==> flow/design.v <==
`timescale 1ns / 1ps
module receiver #(parameter clks_per_bit = 50)(
  input clk,
  input rst_n,
  input din,
  output reg [7:0] dout,
  output reg valid
    );
  reg [3:0] state;
  reg [13:0] counter1;
  reg [3:0] counter2;
  parameter IDLE = 3'b000;
  parameter START_BIT = 3'b001;
  parameter DATA_BIT = 3'b010;
  parameter STOP_BIT = 3'b011;
  always @(posedge clk) begin
  if(!rst_n) begin
    dout <= 0;
    valid <= 0;
    state <= 0;
    counter1 <= 0;
    counter2 <= 0;
  end
  else
  case(state)
  IDLE: begin
    counter1 <= 0;
    counter2 <= 0;
    valid <= 1'b0;
    if(din == 1'b0) begin
      state <= START_BIT;
    end
    else begin
      state <= IDLE;
    end  
  end
  START_BIT: begin
    if(counter1 < clks_per_bit/2) begin
      counter1 <= counter1+1;
      state <= START_BIT; 
    end
    else begin
      counter1 <= 0;
      state <= DATA_BIT;
    end
  end
  DATA_BIT: begin
    if(counter1 <= clks_per_bit)begin
      counter1 <= counter1+1;
      state <= DATA_BIT;
    end
    else begin
      counter1 <= 0;
      if(counter2 <= 4'b0111)begin
        dout[counter2] <= din;
        counter2 <= counter2+1;
      end
      else begin
        counter2 <= 0;
        state <= STOP_BIT;
      end
    end
  end
  STOP_BIT: begin
  if (din == 1'b1) begin
    if(counter1 <= clks_per_bit)begin
      valid <= 1'b0;
      counter1 <= counter1+1;
      state <= STOP_BIT;
    end
    else begin
      valid <= 1'b1;
      state <= IDLE;
    end
  end
  else begin
    state <= STOP_BIT;
  end
 end 
  endcase
  end  
endmodule
`timescale 1ns / 1ps
module transmitter #(parameter clks_per_bit = 50)(
  input clk,
  input rst_n,
  input valid,
  input [7:0] din,
  output reg dout,
  output reg done,
  output reg tx_busy,
  output reg valid_test
    );
  reg [3:0] state;
  reg [13:0] counter1;
  reg [3:0] counter2;
  reg [7:0] r_din;
  parameter IDLE = 3'b000;
  parameter START_BIT = 3'b001;
  parameter DATA_BIT = 3'b010;
  parameter STOP_BIT = 3'b011;
  always @(posedge clk) begin
    if(!rst_n) begin
      dout <= 0;
      done <= 0;
      tx_busy <= 0;
      valid_test <= 0;
      state <= 0;
      counter1 <= 0;
      counter2 <= 0;
      r_din <= 0;
    end
    else
    case (state)
    IDLE: begin
      counter2 <= 0;
      dout <= 1'b1;
      counter1 <= 0;
      done <= 0;
      valid_test = 0;
        if(valid) begin 
          state <= START_BIT;
          r_din <= din;
          tx_busy <= 1;
        end
        else begin
          state <= IDLE;
        end 
    end   
    START_BIT: begin
      if(counter1 <= clks_per_bit-1) begin
        counter1 <= counter1 + 1;
        state <= START_BIT;
      end
      else begin
        dout <= 1'b0;
        counter1 <= 0;
        state <= DATA_BIT;
      end
    end
    DATA_BIT: begin
      if(counter1 <= clks_per_bit-1) begin
        counter1 <= counter1 + 1;
        state <= DATA_BIT; 
      end 
      else begin
        counter1 <= 0;
        if(counter2 <= 4'b0111) begin
            dout <= r_din[counter2];
            counter2 <= counter2 + 1;
            state <= DATA_BIT;
          end 
          else begin
            counter2 <= 0;
            state <= STOP_BIT;
          end
      end        
    end    
    STOP_BIT: begin
      if(counter1 <= clks_per_bit-1) begin
        dout <= 1'b1;
        counter1 <= counter1 + 1;
        done <= 1'b0; 
        state <= STOP_BIT;
      end
      else begin
        counter1 <= 0;
        done <= 1'b1; 
        state <= IDLE;
        tx_busy <= 0;
      end
    end
    endcase  
  end  
endmodule
`timescale 1ns / 1ps
module connection_receiver_master(
  input clk,
  input rst_n,
  input valid_tx,
  input [7:0] dout,
  input pready,
  output reg [1:0] pselx_m,
  output reg [31:0] pwdata_m,
  output reg [31:0] paddr_m,
  output reg pwrite_m,
  output reg valid
    );
  reg [2:0] state;
  reg [2:0] count1;
  reg [2:0] count2;
  parameter IDLE = 3'b000;
  parameter SEL = 3'b001;
  parameter WR_EN = 3'b010;
  parameter DATA = 3'b011;
  parameter ADDR = 3'b100;
  parameter WAIT = 3'b101;
always @(posedge clk) begin
if(!rst_n) begin
  pselx_m <= 0;
  pwdata_m <= 0;
  paddr_m <= 0;
  pwrite_m <= 0;
  valid <= 0;
  state <= 0;
  count1 <= 0;
  count2 <= 0;
end
else
case(state)
IDLE: begin
  pselx_m <= 0;
  pwdata_m <= 0;
  paddr_m <= 0;
  pwrite_m <= 0;
  valid <= 0;
  count1 <= 0;
  count2 <= 0; 
  state <= SEL;           
end
SEL: begin
  if(valid_tx == 1'b1) begin
    pselx_m <= dout[1:0];
    state <= WR_EN;
  end
  else
    state <= SEL;
end
WR_EN: begin
  if(valid_tx == 1'b1)begin
    pwrite_m <= dout[0];
    state <= DATA; 
  end
  else
    state <= WR_EN;  
end
DATA: begin
  if(valid_tx == 1'b1) begin 
    if(count1 < 3)begin
      pwdata_m[32-(count1*8)-1 -:8] <= dout;
      count1 <= count1+1;
      state <= DATA;  
    end else begin
      pwdata_m[32-(count1*8)-1 -:8] <= dout;
      count1 <= 0;
      state <= ADDR;  
    end
  end
end
ADDR: begin
  if(valid_tx == 1'b1) begin
    if(count2 < 3)begin
      paddr_m[32-(count2*8)-1 -:8] <= dout;
      count2 <= count2+1; 
      state <= ADDR;
      valid <= 1'b0;
    end else begin
      paddr_m[32-(count2*8)-1 -:8] <= dout;
      count2 <= 0;
      valid <= 1'b1;
      state <= WAIT;      
    end
  end 
 end
WAIT: begin
    valid <= 0;
    if(pready) begin
      state <= IDLE;
    end
end 
endcase
end   
endmodule
`timescale 1ns / 1ps
module apb_master(
  input pclk,
  input prst_n,
  input pwrite_m,
  input [31:0] pwdata_m,
  input [31:0] paddr_m,
  input [1:0] pselx_m,
  input pready,  
  input valid,
  output pwrite_s,
  output [1:0] pselx_s,
  output reg penable,
  output [31:0] paddr_s,
  output [31:0] pwdata_s
    );
  reg [31:0] paddr_reg;
  reg pwrite_reg;
  reg [31:0] pwdata_reg;
  reg [1:0] pselx_reg;
  parameter IDLE = 2'b00;
  parameter SETUP = 2'b01;
  parameter ACCESS = 2'b10;
  reg [1:0] state;
always @(posedge pclk) begin
if(!prst_n) begin
  paddr_reg <= 0;
  pwrite_reg <= 0;
  pwdata_reg <= 0;
  pselx_reg <= 0;
  penable <= 0;
  state <= IDLE;
end
else
case(state)
IDLE: begin
  pselx_reg <= 0;
  penable <= 0;
    if(valid)begin
      state <= SETUP;
    end
    else
    state <= IDLE;
end
SETUP: begin
  pselx_reg <= pselx_m;
  penable <= 1'b0;
  state <= ACCESS;
end
ACCESS: begin
    penable <= 1'b1;
    if(pwrite_m == 1) begin   
      paddr_reg <= paddr_m;
      pwrite_reg <= pwrite_m;
      pwdata_reg <= pwdata_m;
    end
    if(pready) begin
     state <= IDLE;
     penable <= 1'b0;
    end
    else begin
      state <= ACCESS;
    end
end
endcase
end
  assign paddr_s = paddr_reg;
  assign pwrite_s = pwrite_reg;
  assign pwdata_s = pwdata_reg;
  assign pselx_s = pselx_reg;
endmodule
module demux_slave(
  input clk,
  input [1:0] sel,
  input [31:0] data,
  input [31:0] addr,
  output [65:0] psel_s1,
  output [65:0] psel_s2
);
assign psel_s1 = (sel == 2'b10)? {data, sel, addr} : 66'd0;
assign psel_s2 = (sel == 2'b01)? {data, sel, addr} : 66'd0;
endmodule
module mux_pready(
  input clk,
  input rst_n,
  input [1:0] sel,
  input pready_mas1,
  input pready_mas2,
  output reg pready
  );
  always @(posedge clk) begin
    if (!rst_n)
        pready <= 0;
    else if (sel == 2'b10)
        pready <= pready_mas1;
    else
        pready <= pready_mas2;
  end
  endmodule
module slave(
input penable,
input [31:0] pwdata_in,
input clk,
input rst_n,
input [1:0] psel,
input pready_tr_in,
input pwrite,
input [31:0] addr,
output reg [31:0] pwdata_out,
output reg valid_fsm,
output reg pready_out,
output reg [31:0] addr_out
);
reg [1:0] state;
  parameter IDLE = 2'b00;
  parameter NEXT = 2'b01;
  parameter WAIT_FOR_COMPLETION = 2'b10;
  parameter CLEANUP = 2'b11;
always @(posedge clk) begin
  if(!rst_n) begin
    pwdata_out <= 0;
    valid_fsm <= 0;
    pready_out <= 0;
    addr_out <= 0;
    state <= IDLE;
  end
  else
  case (state) 
  IDLE: begin
    pwdata_out <= 0;
    valid_fsm <= 0;
    pready_out <= 0;
    addr_out <= 0; 
      if(penable == 1'b1) begin
        state <= NEXT;
      end
   end   
  NEXT: begin   
          if(pwrite == 1'b1) begin
            pwdata_out <= pwdata_in;
            addr_out <= addr;
            valid_fsm <= 1'b1;
            pready_out <= 1'b1;  
            state <= WAIT_FOR_COMPLETION;
          end  
  end
  WAIT_FOR_COMPLETION: begin
        if (pready_out)
          state <= CLEANUP;  
  end
  CLEANUP: begin
     valid_fsm <= 1'b0;
     pready_out <= 0;
     state <= IDLE;
  end
  endcase
end    
endmodule
module connection_slave2_transmitter(
  input [31:0] data_in_s,
  input clk,
  input rst_n,
  input valid_fsm_s,
  input done,
  input tx_busy,
  input [31:0] addr_s,
  output reg valid,
  output reg [7:0] data_out,
  output reg pready_slave,
  output reg [31:0] addr_out
    );
   reg [3:0] counter;
   reg [1:0] state;
    always @(posedge clk) begin
      if(!rst_n) begin
        valid <= 0;
        data_out <= 0;
        pready_slave <= 0;
        addr_out <= 0;
        counter <= 0;
        state <= 0;
      end
      else
      case(state)
        0: begin
          valid <= 1'b0;
          pready_slave <= 1'b0;
          if(valid_fsm_s) begin
            state <= 1;
          end
          else begin
            state <= 0;
          end
        end
        1: begin
          addr_out <= addr_s;
          if(counter < 3) begin
            data_out <= data_in_s[32-(counter*8)-1 -:8];
            counter <= counter+1; 
            valid <= 1'b1;
            state <= 2;
          end
          else begin
            data_out <= data_in_s[32-(counter*8)-1 -:8];
            counter <= 0; 
            state <= 0;
          end
        end
        2: begin
          valid <= 1'b0;
          if(done) begin
            pready_slave <= 1'b1;
            state <= 1;
          end
          else begin
            state <= 2;
            pready_slave <= 1'b0;
          end
        end
       endcase      
    end
endmodule
`timescale 1ns / 1ps
module top(
  input clk,
  input rst_n,
  input din_rx,
  output dout_tx_s1,
  output dout_tx_s2,
  output [31:0] addr_tx_s1,
  output [31:0] addr_tx_s2
    );
  wire [7:0] dout_rx;
  wire valid_rx;
  wire [1:0] sel;
  wire [31:0] data;
  wire [31:0] addr_rx;
  wire en;
  wire valid_master;
  wire penable;
  wire pwrite_slave;
  wire pready_fsm;
  wire [1:0] psel_slave;
  wire pready_master;
  wire valid_slave;
  wire [31:0] addr_slave;
  wire test_valid;
  wire [31:0] din_tx;
  wire [31:0] data_fsm1;
  wire [31:0] data_fsm2;
  wire valid_fsm_s1;
  wire valid_fsm_s2;
  wire valid_tx;
  wire [7:0] data_tx;
  wire dout_tx_in;
  wire done;
  wire [31:0] addr_fsm1;
  wire [31:0] addr_fsm2;
  wire tx_busy;
  wire [65:0] psel_slave1;
  wire [65:0] psel_slave2;
  wire valid_tx2;
  wire [7:0] data_tx2;
  wire done2;
  wire tx_busy2;
  wire pready_fsm2;
  wire pready_fsm1;
  wire pready_fsm_mas;
  receiver dut0(
  .clk(clk),
  .rst_n(rst_n),
  .din(din_rx),
  .dout(dout_rx),
  .valid(valid_rx)
  );
  connection_receiver_master dut1(
  .clk(clk),
  .rst_n(rst_n),
  .valid_tx(valid_rx),
  .dout(dout_rx),
  .pselx_m(sel),
  .pwdata_m(data),
  .paddr_m(addr_rx),
  .pwrite_m(en),
  .pready(pready_fsm_mas),
  .valid(valid_master)
  );
  apb_master dut2(
  .pclk(clk),
  .prst_n(rst_n),
  .pwrite_m(en),
  .pwdata_m(data),
  .paddr_m(addr_rx),
  .pselx_m(sel),
  .pready(pready_fsm_mas),
  .valid(valid_master),
  .pwrite_s(pwrite_slave),
  .pselx_s(psel_slave),
  .penable(penable),
  .paddr_s(addr_slave),
  .pwdata_s(din_tx)
  );
  demux_slave dut3(
  .clk(clk),
  .sel(psel_slave),
  .data(din_tx),
  .addr(addr_slave),
  .psel_s1(psel_slave1),
  .psel_s2(psel_slave2)
  );
  mux_pready dut4(
  .clk(clk),
  .rst_n(rst_n),
  .sel(psel_slave),
  .pready(pready_fsm_mas),
  .pready_mas1(pready_fsm1),
  .pready_mas2(pready_fsm2)
  );
  slave dut5 (
  .penable(penable),
  .pwdata_in(psel_slave1[65:34]),
  .clk(clk),
  .rst_n(rst_n),
  .addr(psel_slave1[31:0]),
  .psel(psel_slave1[33:32]),
  .pready_tr_in(),
  .pwdata_out(data_fsm1),
  .valid_fsm(valid_fsm_s1),
  .pready_out(),
  .pwrite(pwrite_slave),
  .addr_out(addr_fsm1)
  );
  slave dut6 (
  .penable(penable),
  .pwdata_in(psel_slave2[65:34]),
  .clk(clk),
  .rst_n(rst_n),
  .addr(psel_slave2[31:0]),
  .psel(psel_slave2[33:32]),
  .pready_tr_in(),
  .pwdata_out(data_fsm2),
  .valid_fsm(valid_fsm_s2),
  .pready_out(),
  .pwrite(pwrite_slave),
  .addr_out(addr_fsm2)
  );
  connection_slave2_transmitter dut7(
  .data_in_s(data_fsm1),
  .clk(clk),
  .rst_n(rst_n),
  .addr_s(addr_fsm1),
  .valid_fsm_s(valid_fsm_s1),
  .valid(valid_tx),
  .data_out(data_tx),
  .done(done),
  .addr_out(addr_tx_s1),
  .tx_busy(tx_busy),
  .pready_slave(pready_fsm1)
    );
  connection_slave2_transmitter dut8(
  .data_in_s(data_fsm2),
  .clk(clk),
  .rst_n(rst_n),
  .addr_s(addr_fsm2),
  .valid_fsm_s(valid_fsm_s2),
  .valid(valid_tx2),
  .data_out(data_tx2),
  .done(done2),
  .addr_out(addr_tx_s2),
  .tx_busy(tx_busy2),
  .pready_slave(pready_fsm2)
    );    
  transmitter dut9(
  .clk(clk),
  .rst_n(rst_n),
  .valid(valid_tx),
  .din(data_tx),
  .dout(dout_tx_s1),
  .valid_test(),
  .tx_busy(tx_busy),
  .done(done)
  );
  transmitter dut10(
  .clk(clk),
  .rst_n(rst_n),
  .valid(valid_tx2),
  .din(data_tx2),
  .dout(dout_tx_s2),
  .valid_test(),
  .tx_busy(tx_busy2),
  .done(done2)
  );
endmodule
======== From RTL to reports: top ========
The steps from the RTL of top to its reports follow in flow order.
Line numbers count from 1 in the design file above.
Operators: Yosys type, input widths -> output width; for muxes data width and select width s.
Cell names lack the library's common part.
Not given: --
design
  design top .............................. top
  clock ................................... clk
  cell library ............................ sky130hd
  library corner .......................... tt_025C_1v80

======== Word level ========
Yosys after proc, flatten, opt, wreduce and memory -nomap, before mapping. Memory bits, and registers merged into a memory's read port (data or address), are not among the register bits. Print and check cells are not counted.
cells by class
  reductions and logical operators ........ 73
  bitwise logic cells ..................... 10
  add/sub/neg operators ................... 29
  eq/ne operators ......................... 53
  shift-type cells ........................ 10
  muxes and demuxes ....................... 123
  magnitude comparators ................... 11
operator list
  cell                     count
  $pmux 32 s2              6
  $mux 32                  6
  $mux 66                  2
  $add 32x1->32 const B    4
  $sub 32x1->32 const B    4
  $sub 32x4->32 const B    4
  $mux 14                  6
  $neg 32->33              2
  $shift 8x33->32          2
  $shift 8x33->32 const A  2
  $and 32x32->32           2
  $or 32x32->32            2
  $shiftx 32x32->8         2
  $not 32->32              2
  $pmux 14 s4              1
  $pmux 14 s2              2
  $mux 4                   13
  $pmux 4 s4               3
  $add 14x1->14 const B    3
  $le 14x6->1 const B      3
  $reduce_bool 2->1        21
  $reduce_and 2->1         19
  $mux 2                   17
  $mux 1                   32
  $ne 2x2->1 const B       14
  $eq 4x2->1 const B       6
  $pmux 1 s2               12
  $pmux 4 s2               3
Other operator kinds: 42; their cells: 114.
storage and ports
  bits in registers ....................... 473
  input port bits ......................... 3
  elaborated cells ........................ 361
  output and inout bits ................... 66

======== Longest topological paths ========
Yosys ltp: most cells in a row. Word level: on the elaborated netlist, between registers, memories and ports. Mapped: between sequential cells and ports; inverters and the memories' decode and read muxes count.
depth
  word-level depth ........................ 11
  ABC_AREA ................................ 0
  depth in mapped cells ................... 14

======== After synthesis ========
Source: synth_stat.txt of the flow (Yosys; design flattened, memories mapped). It holds for the ABC_AREA given above (unset counts as 0); a run with the other value may have another netlist.
cell types
  cell type  count
  dfxtp_1    483
  nor2_1     307
  a22oi_1    147
  nand2_1    241
  mux2i_1    73
  a21oi_1    134
  mux4_2     20
  ha_1       34
  a22o_1     48
  clkbuf_1   109
  nand3_1    44
  and3_1     35
  inv_1      47
  o21ai_0    31
  nor3_1     21
  nand2b_1   13
  nor2b_1    13
  a22o_2     8
Other cell types: 52; their cells: 174.
mapped netlist
  cell area after synthesis ............... 18462.7 sq um
  area of sequential cells ................ 9669.3 sq um
  buffers ................................. 129
  flip-flops .............................. 483
  cell count .............................. 1982
By module: a second synthesis without flattening, with its own total; a netlist apart from the flattened one above.
second synthesis, totals
  cell total of the unflattened synthesis .. 2533
  area total of the unflattened synthesis .. 22786.9 sq um
Each row is one instance without its submodules.
by module
  module                         cells  instances  area (sq um)
  slave                          305    2          2517.4
  connection_receiver_master     503    1          4465.5
  connection_slave2_transmitter  199    2          2080.7
  apb_master                     315    1          3108.0
  transmitter                    172    2          1471.4
  receiver                       197    1          1732.9
  demux_slave                    161    1          1290.0
  mux_pready                     5      1          51.3
  top                            0      1          0.0

======== Timing after synthesis ========
Source: OpenSTA report_checks on the synthesized netlist (no wires, ideal clock, input and output delay 20% of the period each), path of least setup slack; recovery checks are left aside. Register names are those of the netlist, which keeps one name where synthesis merged equal registers.
timing path after synthesis
  kind .................................... register -> register
  from .................................... register dut1.count1[0]
  to ...................................... register dut1.pwdata_m[16]
  period .................................. 5.0 ns
  path slack .............................. 1.597 ns
  stages on the path ...................... 13
  time at the first pin ................... 0.000 ns
  path buffers ............................ 1
  setup time .............................. 0.060 ns
  path delay .............................. 3.404 ns
  arrival ................................. 3.344 ns
  synthesis period reached ................ 3.403 ns
"path delay" is the arrival time less input delay plus setup time.
"stages on the path" counts driving pins, that of a launching flip-flop among them; a cell with two outputs on the path counts twice.
"synthesis period reached" = period - worst setup slack (recovery checks aside). The figure is calculated, with input and output delays left at 20% of the set period.
The rows between start and end are the longest chain of elaborated cells between them; the timing report does not say that the signal goes this way. Where chains are equally long, one stands for them.
A line is the first line of the expression or statement that the cell stems from. Yosys adds cells for indexed reads and writes and turns some case tables into memories.
At most two assigning lines are given for a register; there are more.
Where a signal picks the word or bit written, the line may be left out of the assigning lines.
between the ends, after synthesis
  path through ............................ dfxtp_1 -> buf_4 -> inv_1 -> ha_1 -> nor2_1 -> nand2b_1 -> ha_1 -> or3b_1 -> a2111oi_2 -> and4b_1 -> or4b_4 -> nor2_8 -> a22o_2
  cells in the longest elaborated chain ... 11
  elaborated cells on any way between the ends .. 12
  classes of those cells .................. add/sub (5); shift (2); mux (2); logic (3)
ends and longest elaborated chain, after synthesis
  item                RTL line  text
  start: declaration  190       reg [2:0] count1;
  start: assignment   206       count1 <= 0;
  start: assignment   241       count1 <= count1+1;
  $sub 6x6->7         240       pwdata_m[32-(count1*8)-1 -:8] <= dout;
  $sub 32x1->32       240
  $add 32x1->32       240
  $sub 32x4->32       240
  $neg 32->33         240
  $shift 8x33->32     240
  $not 32->32         240
  $and 32x32->32      240
  $or 32x32->32       240
  $mux 32             238       if(valid_tx == 1'b1) begin
  $pmux 32 s2         210       case(state)
  end: assignment     201       pwdata_m <= 0;
  end: assignment     213       pwdata_m <= 0;
  end: declaration    184       output reg [31:0] pwdata_m,

======== Timing after layout ========
Path of least setup slack in the final report of flow run 1 (OpenROAD, finished layout, wires in). Where an end is a register, its clock arrival counts in the times.
timing path post-layout
  kind .................................... register -> register
  from .................................... register dut1.count2[0]
  to ...................................... register dut1.paddr_m[26]
  setup time .............................. 0.06 ns
  period .................................. 4.68 ns
  path buffers ............................ 2
  stages on the path ...................... 13
  path slack .............................. 0.63 ns
  time at the first pin ................... 0.63 ns
  arrival ................................. 4.62 ns
The rows between start and end are the longest chain of elaborated cells between them; the timing report does not say that the signal goes this way. Where chains are equally long, one stands for them.
At most two assigning lines are given for a register; there are more.
Where a signal picks the word or bit written, the line may be left out of the assigning lines.
between the ends, post-layout
  path through ............................ dfxtp_1 -> clkbuf_1 -> inv_1 -> ha_1 -> clkbuf_2 -> xnor2_1 -> nand2_1 -> ha_1 -> nand3b_1 -> nand3_1 -> o2111ai_1 -> nor4_4 -> a22o_1
  cells in the longest elaborated chain ... 11
  elaborated cells on any way between the ends .. 12
  classes of those cells .................. add/sub (5); shift (2); mux (2); logic (3)
ends and longest elaborated chain, post-layout
  item                RTL line  text
  start: declaration  191       reg [2:0] count2;
  start: assignment   207       count2 <= 0;
  start: assignment   254       count2 <= count2+1;
  $sub 6x6->7         253       paddr_m[32-(count2*8)-1 -:8] <= dout;
  $sub 32x1->32       253
  $add 32x1->32       253
  $sub 32x4->32       253
  $neg 32->33         253
  $shift 8x33->32     253
  $not 32->32         253
  $and 32x32->32      253
  $or 32x32->32       253
  $mux 32             251       if(valid_tx == 1'b1) begin
  $pmux 32 s2         210       case(state)
  end: assignment     202       paddr_m <= 0;
  end: assignment     214       paddr_m <= 0;
  end: declaration    185       output reg [31:0] paddr_m,

Data sheet: physical implementation of top

Flow measurements of top on sky130hd: 2 stored runs with different settings, listed in no order. Input and output delays are each 20% of the period that was set; the output load is 0.01 pF.
"clock period reached" means the clock period less the worst setup slack. The figure is calculated, with input and output delays left at 20% of the set period.
By "allowed time less slack (worst setup path)" is meant the share of the clock period that the worst setup path is allowed (20% is reserved at inputs, 20% at outputs), minus its slack. Clock arrival times at its registers enter into it.
"total power after layout" is the tool's figure for a default switching activity; nothing was simulated.

======== flow run 1 ========
==> flow/run.sh <==
#!/bin/bash
# the make line also repeats the synthesis and layout settings of config.mk as NAME=value (left out here)
make -C /OpenROAD-flow-scripts/flow DESIGN_CONFIG=/design/flow/config.mk WORK_HOME=/design/flow/orfs CLKGATE_MAP_FILE= finish
==> flow/config.mk <==
export PLATFORM = sky130hd
export DESIGN_NAME = top
export DESIGN_NICKNAME = top
export VERILOG_FILES = /design/flow/design.v
export SDC_FILE = /design/flow/constraint.sdc
export NUM_CORES = 4
export LEC_CHECK = 0
export CAP_MARGIN = 20
export CELL_PAD_IN_SITES_DETAIL_PLACEMENT = 0
export CORE_MARGIN = 2
export CORE_UTILIZATION = 28
export CTS_CLUSTER_DIAMETER = 326
export GPL_TIMING_DRIVEN = 0
export MIN_ROUTING_LAYER = met2
export PLACE_DENSITY = 0.67
export SETUP_SLACK_MARGIN = -0.07
export SLEW_MARGIN = 20
==> flow/constraint.sdc <==
create_clock -name core_clock -period 4.68 [get_ports {clk}]
set_input_delay 0.9360 -clock core_clock [delete_from_list [all_inputs] [get_ports {clk}]]
set_output_delay 0.9360 -clock core_clock [all_outputs]
set_load 0.01 [all_outputs]

-------- measured, flow run 1 --------
  total power after layout ................ 8420 uW
  allowed time less slack (worst setup path) .. 4.05 ns
  worst path kind ......................... register -> register
  clock period reached .................... 4.054 ns
  utilization of the finished layout ...... 0.335
  worst hold slack in the final report .... 0.446 ns
  area of the die ......................... 68008.8 sq um
  standard-cell area after layout ......... 21949.8 sq um
  total negative slack on setup checks .... 0.000 ns
  Yosys chip area after synthesis ......... 18462.7 sq um
  smallest setup slack .................... 0.626 ns

======== flow run 2 ========
==> flow/run.sh <==
#!/bin/bash
# the make line also repeats the synthesis and layout settings of config.mk as NAME=value (left out here)
make -C /OpenROAD-flow-scripts/flow DESIGN_CONFIG=/design/flow/config.mk WORK_HOME=/design/flow/orfs CLKGATE_MAP_FILE= finish
==> flow/config.mk <==
export PLATFORM = sky130hd
export DESIGN_NAME = top
export DESIGN_NICKNAME = top
export VERILOG_FILES = /design/flow/design.v
export SDC_FILE = /design/flow/constraint.sdc
export NUM_CORES = 4
export LEC_CHECK = 0
export ABC_AREA = 1
export CAP_MARGIN = 0
export CELL_PAD_IN_SITES_DETAIL_PLACEMENT = 1
export CORE_ASPECT_RATIO = 1.29
export CORE_MARGIN = 2
export CORE_UTILIZATION = 34
export CTS_CLUSTER_DIAMETER = 400
export CTS_CLUSTER_SIZE = 11
export GPL_ROUTABILITY_DRIVEN = 0
export GPL_TIMING_DRIVEN = 0
export HOLD_SLACK_MARGIN = -0.03
export MAX_ROUTING_LAYER = met5
export MIN_ROUTING_LAYER = met2
export PLACE_DENSITY_LB_ADDON = 0.05
export SETUP_SLACK_MARGIN = 0.7
export SLEW_MARGIN = 40
export TNS_END_PERCENT = 70
==> flow/constraint.sdc <==
create_clock -name core_clock -period 6.97 [get_ports {clk}]
set_input_delay 1.3940 -clock core_clock [delete_from_list [all_inputs] [get_ports {clk}]]
set_output_delay 1.3940 -clock core_clock [all_outputs]
set_load 0.01 [all_outputs]

-------- measured, flow run 2 --------
  total power after layout ................ 5301 uW
  allowed time less slack (worst setup path) .. 3.97 ns
  worst path kind ......................... register -> register
  clock period reached .................... 3.975 ns
  utilization of the finished layout ...... 0.393
  worst hold slack in the final report .... 0.440 ns
  area of the die ......................... 61024.9 sq um
  standard-cell area after layout ......... 23028.3 sq um
  total negative slack on setup checks .... 0.000 ns
  Yosys chip area after synthesis ......... 20076.8 sq um
  smallest setup slack .................... 2.995 ns
